==> flow/design.v <==
module decoder(
input [1:0]alu_fn,
output reg arith_enable,cmp_enable,logic_enable,shift_enable
);
always @(*) begin
        arith_enable=0;
        logic_enable=0;
        cmp_enable=0;
        shift_enable=0;
    case (alu_fn)
       2'b00: arith_enable=1;
       2'b01: logic_enable=1;
       2'b10: cmp_enable=1;
       2'b11: shift_enable=1;
    endcase
end
endmodule
module arith_unit#(parameter in_data_width=16,out_data_width=32)(
input signed [in_data_width-1:0]A,B,
input clk,rst,arith_enable,
input [1:0]alu_fn,
output  carry_out,
output reg arith_flag,
output reg signed[out_data_width-1:0]arith_out
);
assign carry_out=arith_out[in_data_width];
always @(posedge clk , negedge rst) begin
    if(!rst)begin
        arith_flag<=0;
        arith_out<=0;
    end
    else if(arith_enable) begin
        arith_flag<=1;
    case (alu_fn)
        2'b00: arith_out<=A + B;
        2'b01: arith_out<=A - B;
        2'b10: arith_out<=A * B;
        2'b11: arith_out<=(B == 0) ? 0 : A / B;
    endcase
    end
    else begin
        arith_flag<=0;
        arith_out<=0;
    end
end
endmodule
module logic_unit#(parameter in_data_width=16,out_data_width=16)(
input signed[in_data_width-1:0]  A,B,
input clk,rst,logic_enable,
input [1:0]alu_fn,
output reg logic_flag,
output reg [out_data_width-1:0]logic_out
);
reg logic_flag_next;
reg [out_data_width-1:0]logic_out_next;
always @(posedge clk , negedge rst) begin
    if(!rst)begin
        logic_out<=0;
        logic_flag<=0;
    end
    else begin
        logic_out<=logic_out_next;
        logic_flag<=logic_flag_next;
    end    
end
always @(*) begin
    if(logic_enable) begin
        logic_flag_next=1;
    case (alu_fn)
        2'b00: logic_out_next= A & B;
        2'b01: logic_out_next= A | B;
        2'b10: logic_out_next=~(A & B);
        2'b11: logic_out_next=~(A | B);
    endcase
    end
    else begin
        logic_flag_next=0;
        logic_out_next=0;
    end
end
endmodule
module cmp_unit#(parameter in_data_width=16,out_data_width=16)(
input [in_data_width-1:0]A,B,
input clk,rst,cmp_enable,
input [1:0]alu_fn,
output reg cmp_flag,
output reg [out_data_width-1:0]cmp_out
);
always @(posedge clk , negedge rst) begin
    if(!rst)begin
        cmp_out<=0;
        cmp_flag<=0;
    end
    else if(cmp_enable) begin
        cmp_flag<=1;
    case (alu_fn)
        2'b00: cmp_out<=0;
        2'b01: cmp_out<=(A==B)?1:0;
        2'b10: cmp_out<=(A>B)?2:0;
        2'b11: cmp_out<=(A<B)?3:0;
    endcase
    end
    else begin
        cmp_out<=0;
        cmp_flag<=0;
    end
end
endmodule
module shift_unit#(parameter in_data_width=16,out_data_width=16)(
input [in_data_width-1:0]A,B,
input clk,rst,shift_enable,
input [1:0]alu_fn,
output reg shift_flag,
output reg [out_data_width-1:0]shift_out
);
always @(posedge clk , negedge rst) begin
    if(!rst)begin
        shift_flag<=0;
        shift_out<=0;
    end
    else if(shift_enable) begin
        shift_flag<=1;
    case (alu_fn)
        2'b00: shift_out<=A>>1;
        2'b01: shift_out<=A<<1;
        2'b10: shift_out<=B>>1;
        2'b11: shift_out<=B<<1;
    endcase
    end
    else begin
        shift_flag<=0;
        shift_out<=0;
    end
end
endmodule
module parameterized_signed_alu #(parameter in_data_width=16,out_data_width=16,arith_out_data_width=32)(
input signed [in_data_width-1:0]A,B,
input clk,rst,
input [3:0]alu_fn,
output shift_flag,arith_flag,logic_flag,cmp_flag,carry_out,
output [out_data_width-1:0]shift_out,logic_out,cmp_out,
output signed[arith_out_data_width-1:0] arith_out
);
wire arith_enable,shift_enable,logic_enable,cmp_enable;
arith_unit dut0(
.A(A),
.B(B),
.clk(clk),
.rst(rst),
.arith_enable(arith_enable),
.alu_fn(alu_fn[1:0]),
.carry_out(carry_out),
.arith_flag(arith_flag),
.arith_out(arith_out)
);
logic_unit dut1(
.A(A),
.B(B),
.clk(clk),
.rst(rst),
.logic_enable(logic_enable),
.alu_fn(alu_fn[1:0]),
.logic_flag(logic_flag),
.logic_out(logic_out)
);
cmp_unit   dut2(
.A(A),
.B(B),
.clk(clk),
.rst(rst),
.cmp_enable(cmp_enable),
.alu_fn(alu_fn[1:0]),
.cmp_flag(cmp_flag),
.cmp_out(cmp_out)
);
shift_unit dut3(
.A(A),
.B(B),
.clk(clk),
.rst(rst),
.shift_enable(shift_enable),
.alu_fn(alu_fn[1:0]),
.shift_flag(shift_flag),
.shift_out(shift_out)
);
decoder dut4(
.alu_fn(alu_fn[3:2]),
.arith_enable(arith_enable),
.cmp_enable(cmp_enable),
.logic_enable(logic_enable),
.shift_enable(shift_enable)
);
endmodule
* Reports on parameterized_signed_alu
Tool output for the design above, in the order of the flow.
Lines are those of the file above, counted from 1.
The mark -- stands for no value.
- Top module :: parameterized_signed_alu
- Clock :: clk
- Cell library :: sky130hd
- Timing corner :: tt_025C_1v80

* After elaboration
Counts by Yosys on the flattened word-level netlist (proc, flatten, opt, wreduce; memories kept). Register bits leave out memories and registers merged into their read ports (data or address); mux counts leave out enables and synchronous resets folded into registers. Print and check cells are left out. Cells with the same type and inputs are merged into one.
- Register bits :: 84
- Output and inout port bits :: 85
- Cells after elaboration :: 52
- Bitwise operators :: 4
- Multipliers :: 1
- Reduce/logical cells :: 7
- Muxes and demuxes :: 20
- Divide/modulo/power cells :: 1
- Order comparisons :: 2
- Equal/unequal tests :: 7
- $add $sub $neg :: 2
** Operators by type and width (number)
- 16-bit by 16-bit divider with 32-bit output :: 1
- 16-bit by 16-bit multiplier with 32-bit output :: 1
- 16-bit parallel mux with 4-bit select :: 3
- 32-bit parallel mux with 4-bit select :: 1
- 32-bit two-way mux :: 2
- 16-bit two-way mux :: 3
- 16-bit NOT :: 2
- 16-bit by 16-bit adder with 17-bit output :: 1
- 16-bit by 16-bit subtractor with 17-bit output :: 1
- 16-bit greater-than comparator :: 1
- 16-bit < comparator :: 1
- 16-bit == test :: 1
- 16-bit bitwise AND :: 1
- 16-bit bitwise OR :: 1
- 16-bit logical NOT :: 1
- 3-bit OR reduction :: 4
- 2-bit == test with constant B :: 4
- 1-bit parallel mux with 2-bit select :: 4
- 1-bit two-way mux :: 5
- 2-bit by 1-bit == test with 1-bit output with constant B :: 2
- 2-bit logical NOT :: 2
- 2-bit two-way mux :: 2

* Longest topological paths
Longest topological path by Yosys (ltp), each cell counted once; first at word level (registers and memories cut), then after technology mapping (sequential cells cut; the memories' decode and read muxes count).
- Depth after elaboration :: 4
- ABC_AREA :: 0
- Depth in mapped cells :: 368
- Gate-level depth less buffers :: 331

* Synthesis result
Yosys stat after the flow's synthesis: flattened, memories mapped to cells. It holds for the ABC_AREA given above (unset counts as 0); a run with the other value may have another netlist.
** Cell types (number)
- sky130_fd_sc_hd__ha_1 :: 662
- sky130_fd_sc_hd__fa_1 :: 264
- sky130_fd_sc_hd__xnor2_1 :: 296
- sky130_fd_sc_hd__nand2_1 :: 610
- sky130_fd_sc_hd__nor2_1 :: 597
- sky130_fd_sc_hd__a21oi_1 :: 402
- sky130_fd_sc_hd__inv_1 :: 480
- sky130_fd_sc_hd__dfrtp_1 :: 70
- sky130_fd_sc_hd__o21ai_0 :: 280
- sky130_fd_sc_hd__a21o_1 :: 163
- sky130_fd_sc_hd__xor2_1 :: 133
- sky130_fd_sc_hd__o21a_1 :: 135
- sky130_fd_sc_hd__mux2_2 :: 74
- sky130_fd_sc_hd__nor3_1 :: 151
- sky130_fd_sc_hd__clkbuf_1 :: 167
- sky130_fd_sc_hd__nand3_1 :: 120
- sky130_fd_sc_hd__nor2b_1 :: 79
- sky130_fd_sc_hd__or3_1 :: 71
Other cell types: 89; their cells: 1103.
- Cell area after synthesis :: 43364.1 um2
- Flip-flop cells :: 70
- Buffers :: 224
- Mapped cells :: 5857
The figures by module come from a second, unflattened synthesis with its own total; it is not the netlist above.
- Cells (unflattened synthesis) :: 5976
- Area total of the unflattened synthesis :: 44282.5 um2
Each row is one instance without its submodules.
** Modules
- arith_unit :: times used 1, area 42072.9 um2, cells 5776
- logic_unit :: times used 1, area 807.0 um2, cells 56
- shift_unit :: times used 1, area 732.0 um2, cells 55
- cmp_unit :: times used 1, area 644.4 um2, cells 85
- decoder :: times used 1, area 26.3 um2, cells 4
- parameterized_signed_alu :: times used 1, area 0.0 um2, cells 0

* Worst setup path after synthesis
Path of least setup slack by OpenSTA after synthesis, without wires, with an ideal clock, recovery checks aside; 20% of the period is set as input and as output delay. Where synthesis merged equal registers, the netlist keeps one of their names.
- Path kind :: input to register
- From :: input port B[0]
- To :: register dut0.arith_out[28]
- Launch time at the first pin :: 17.000 ns
- Data arrival time :: 89.477 ns
- Buffers on the path :: 49
- Period :: 85.0 ns
- Slack :: -4.608 ns
- Driving pins on the path :: 330
- External input delay :: 17.000 ns
- Delay of the path :: 72.609 ns
- Synthesis period reached :: 89.608 ns
"delay of the path" is the arrival time less input delay plus setup time.
"driving pins on the path" counts driving pins, that of a launching flip-flop among them; a cell with two outputs on the path counts twice.
"synthesis period reached" is the clock period less the worst setup slack; recovery checks do not enter. This is arithmetic on one report: input and output delays are still those of the set period (20% each).
Between the ends stands the longest chain of elaborated cells between them, by number of cells; it is not shown to be the way that was timed. Of several equally long chains one is given.
A line is the first line of the expression or statement that the cell stems from. Yosys adds cells for indexed reads and writes and turns some case tables into memories.
At most two assigning lines are given for a register; there are more.
- Path through :: sky130_fd_sc_hd__inv_1 sky130_fd_sc_hd__buf_1 sky130_fd_sc_hd__ha_1 sky130_fd_sc_hd__or4b_2 sky130_fd_sc_hd__a2111oi_0 sky130_fd_sc_hd__o211ai_1 sky130_fd_sc_hd__nand2_1 sky130_fd_sc_hd__nand2_1 sky130_fd_sc_hd__nor3_1 sky130_fd_sc_hd__nand3_1 sky130_fd_sc_hd__nor2_1 sky130_fd_sc_hd__o21ai_0 sky130_fd_sc_hd__nor2_1 sky130_fd_sc_hd__ha_1 sky130_fd_sc_hd__o21a_1 sky130_fd_sc_hd__o21ai_0 sky130_fd_sc_hd__nor2b_1 sky130_fd_sc_hd__or3_1 (+294 left out) sky130_fd_sc_hd__nor2_1 sky130_fd_sc_hd__a21oi_1 sky130_fd_sc_hd__ha_1 sky130_fd_sc_hd__a21boi_0 sky130_fd_sc_hd__o21a_1 sky130_fd_sc_hd__o21a_1 sky130_fd_sc_hd__o21a_1 sky130_fd_sc_hd__o21ai_0 sky130_fd_sc_hd__a211o_1 sky130_fd_sc_hd__o21ai_0 sky130_fd_sc_hd__a211oi_1 sky130_fd_sc_hd__ha_1 sky130_fd_sc_hd__and2_1 sky130_fd_sc_hd__nand4_1 sky130_fd_sc_hd__o41ai_1 sky130_fd_sc_hd__xor2_1 sky130_fd_sc_hd__a221oi_1 sky130_fd_sc_hd__nor2_1
- Length of the longest elaborated chain :: 4
** RTL lines, path post-synthesis
- from (decl) :: RTL line 137 : input signed [in_data_width-1:0]A,B,
- 16-bit by 16-bit divider with 32-bit output :: RTL line 38 : 2'b11: arith_out<=(B == 0) ? 0 : A / B;
- 32-bit two-way mux :: RTL line 38
- 32-bit parallel mux with 4-bit select :: RTL line 34 : case (alu_fn)
- 32-bit two-way mux :: RTL line 32 : else if(arith_enable) begin
- to (assign) :: RTL line 35 : 2'b00: arith_out<=A + B;
- to (assign) :: RTL line 36 : 2'b01: arith_out<=A - B;
- to (decl) :: RTL line 24 : output reg signed[out_data_width-1:0]arith_out

* Worst path after layout
Path of least setup slack in the final report of stored run 1 (OpenROAD, finished layout, wires in). Where an end is a register, its clock arrival counts in the times.
- Path kind :: input to register
- From :: input port B[8]
- To :: register dut0.arith_out[22]
- Slack :: 6.34 ns
- Period :: 85.0 ns
- Driving pins on the path :: 306
- Buffers on the path :: 27
- Launch time at the first pin :: 17.00 ns
- External input delay :: 17.00 ns
- Data arrival time :: 78.93 ns
Between the ends stands the longest chain of elaborated cells between them, by number of cells; it is not shown to be the way that was timed. Of several equally long chains one is given.
At most two assigning lines are given for a register; there are more.
- Path through :: sky130_fd_sc_hd__clkdlybuf4s50_1 sky130_fd_sc_hd__buf_8 sky130_fd_sc_hd__inv_1 sky130_fd_sc_hd__a21oi_1 sky130_fd_sc_hd__o211ai_1 sky130_fd_sc_hd__nand2_2 sky130_fd_sc_hd__nand2_2 sky130_fd_sc_hd__nor3_4 sky130_fd_sc_hd__nand3_2 sky130_fd_sc_hd__nor2_4 sky130_fd_sc_hd__o21ai_2 sky130_fd_sc_hd__nor2_1 sky130_fd_sc_hd__ha_1 sky130_fd_sc_hd__o21a_1 sky130_fd_sc_hd__o21ai_1 sky130_fd_sc_hd__nor2b_2 sky130_fd_sc_hd__or3_4 sky130_fd_sc_hd__nor2_4 (+270 left out) sky130_fd_sc_hd__buf_6 sky130_fd_sc_hd__buf_12 sky130_fd_sc_hd__mux2i_1 sky130_fd_sc_hd__a21o_1 sky130_fd_sc_hd__ha_1 sky130_fd_sc_hd__a21o_1 sky130_fd_sc_hd__a21o_1 sky130_fd_sc_hd__a21oi_1 sky130_fd_sc_hd__o211ai_1 sky130_fd_sc_hd__a211oi_4 sky130_fd_sc_hd__ha_2 sky130_fd_sc_hd__and2_4 sky130_fd_sc_hd__nand4_1 sky130_fd_sc_hd__buf_6 sky130_fd_sc_hd__o31ai_4 sky130_fd_sc_hd__xnor2_2 sky130_fd_sc_hd__a221oi_2 sky130_fd_sc_hd__nor2_2
- Length of the longest elaborated chain :: 4
** RTL lines, path after layout
- from (decl) :: RTL line 137 : input signed [in_data_width-1:0]A,B,
- 16-bit by 16-bit divider with 32-bit output :: RTL line 38 : 2'b11: arith_out<=(B == 0) ? 0 : A / B;
- 32-bit two-way mux :: RTL line 38
- 32-bit parallel mux with 4-bit select :: RTL line 34 : case (alu_fn)
- 32-bit two-way mux :: RTL line 32 : else if(arith_enable) begin
- to (assign) :: RTL line 35 : 2'b00: arith_out<=A + B;
- to (assign) :: RTL line 36 : 2'b01: arith_out<=A - B;
- to (decl) :: RTL line 24 : output reg signed[out_data_width-1:0]arith_out

Subject: parameterized_signed_alu on sky130hd, stored results

Hello all,

parameterized_signed_alu through Yosys and OpenROAD on sky130hd: 5 stored runs, unordered, with their settings and measured results. The constraints put input and output delay at 20% of the set period each and load the outputs with 0.01 pF.
"reached clock period" means the clock period less the worst setup slack. The figure is calculated, with input and output delays left at 20% of the set period.
"worst setup path time" = time allowed to the worst setup path (clock period - input delay - output delay, where it has them) - its slack; a late launch clock adds to it, a late capture clock takes from it.

** Stored run 1
- Settings :: CELL_PAD_IN_SITES_GLOBAL_PLACEMENT=2; CORE_ASPECT_RATIO=1.27; CORE_MARGIN=8; CTS_CLUSTER_DIAMETER=353; CTS_CLUSTER_SIZE=49; GPL_ROUTABILITY_DRIVEN=1; GPL_TIMING_DRIVEN=1; HOLD_SLACK_MARGIN=0.05; MIN_ROUTING_LAYER=met1; SETUP_SLACK_MARGIN=5.0; TNS_END_PERCENT=5; period_ns=85.0; CAP_MARGIN=20; CORE_UTILIZATION=40; SLEW_MARGIN=20
- Final design utilization :: 52.8 %
- Worst setup path time :: 61.66 ns
- Kind of the worst setup path :: input to register
- Standard-cell area after routing :: 56993.4 um2
- Synthesis area :: 43364.1 um2
- Worst setup slack after layout :: 6.341 ns
- Reached clock period :: 78.659 ns
- Full die area :: 119279.0 um2
- Final setup TNS :: 0.000 ns

** Stored run 2
- Settings :: ABC_AREA=0; CORE_UTILIZATION=57; CTS_CLUSTER_SIZE=18; MAX_ROUTING_LAYER=met5; PLACE_DENSITY_LB_ADDON=0.21; SLEW_MARGIN=25; TNS_END_PERCENT=90; period_ns=72.0; CAP_MARGIN=20; CORE_MARGIN=2
- Final design utilization :: 90.9 %
- Worst setup path time :: 66.71 ns
- Kind of the worst setup path :: input to register
- Standard-cell area after routing :: 68688.4 um2
- Synthesis area :: 43364.1 um2
- Worst setup slack after layout :: -9.110 ns
- Reached clock period :: 81.110 ns
- Full die area :: 78299.2 um2
- Final setup TNS :: -281.964 ns

** Stored run 3
- Settings :: ABC_AREA=0; CAP_MARGIN=35; CELL_PAD_IN_SITES_DETAIL_PLACEMENT=2; CORE_MARGIN=10; CORE_UTILIZATION=50; CTS_CLUSTER_DIAMETER=164; GPL_TIMING_DRIVEN=0; MAX_ROUTING_LAYER=met4; SLEW_MARGIN=40; TNS_END_PERCENT=10; period_ns=144.0
- Outcome :: stopped before the end: placement reported DPL-0033

** Stored run 4
- Settings :: CELL_PAD_IN_SITES_GLOBAL_PLACEMENT=0; CORE_UTILIZATION=21; CTS_CLUSTER_SIZE=25; PLACE_DENSITY_LB_ADDON=0.04; SETUP_SLACK_MARGIN=-2.0; period_ns=92.0; CAP_MARGIN=20; CORE_MARGIN=2; SLEW_MARGIN=20
- Final design utilization :: 25.6 %
- Worst setup path time :: 70.76 ns
- Kind of the worst setup path :: input to register
- Standard-cell area after routing :: 52524.1 um2
- Synthesis area :: 43364.1 um2
- Worst setup slack after layout :: 2.842 ns
- Reached clock period :: 89.158 ns
- Full die area :: 210144.0 um2
- Final setup TNS :: 0.000 ns

** Stored run 5
- Settings :: ABC_AREA=0; CAP_MARGIN=35; CELL_PAD_IN_SITES_DETAIL_PLACEMENT=2; CORE_MARGIN=10; CORE_UTILIZATION=50; CTS_CLUSTER_DIAMETER=164; GPL_TIMING_DRIVEN=0; HOLD_SLACK_MARGIN=0.26; MAX_ROUTING_LAYER=met5; SETUP_SLACK_MARGIN=5.0; SLEW_MARGIN=40; TNS_END_PERCENT=10; period_ns=144.0
- Outcome :: stopped before the end: placement reported DPL-0033

Thanks
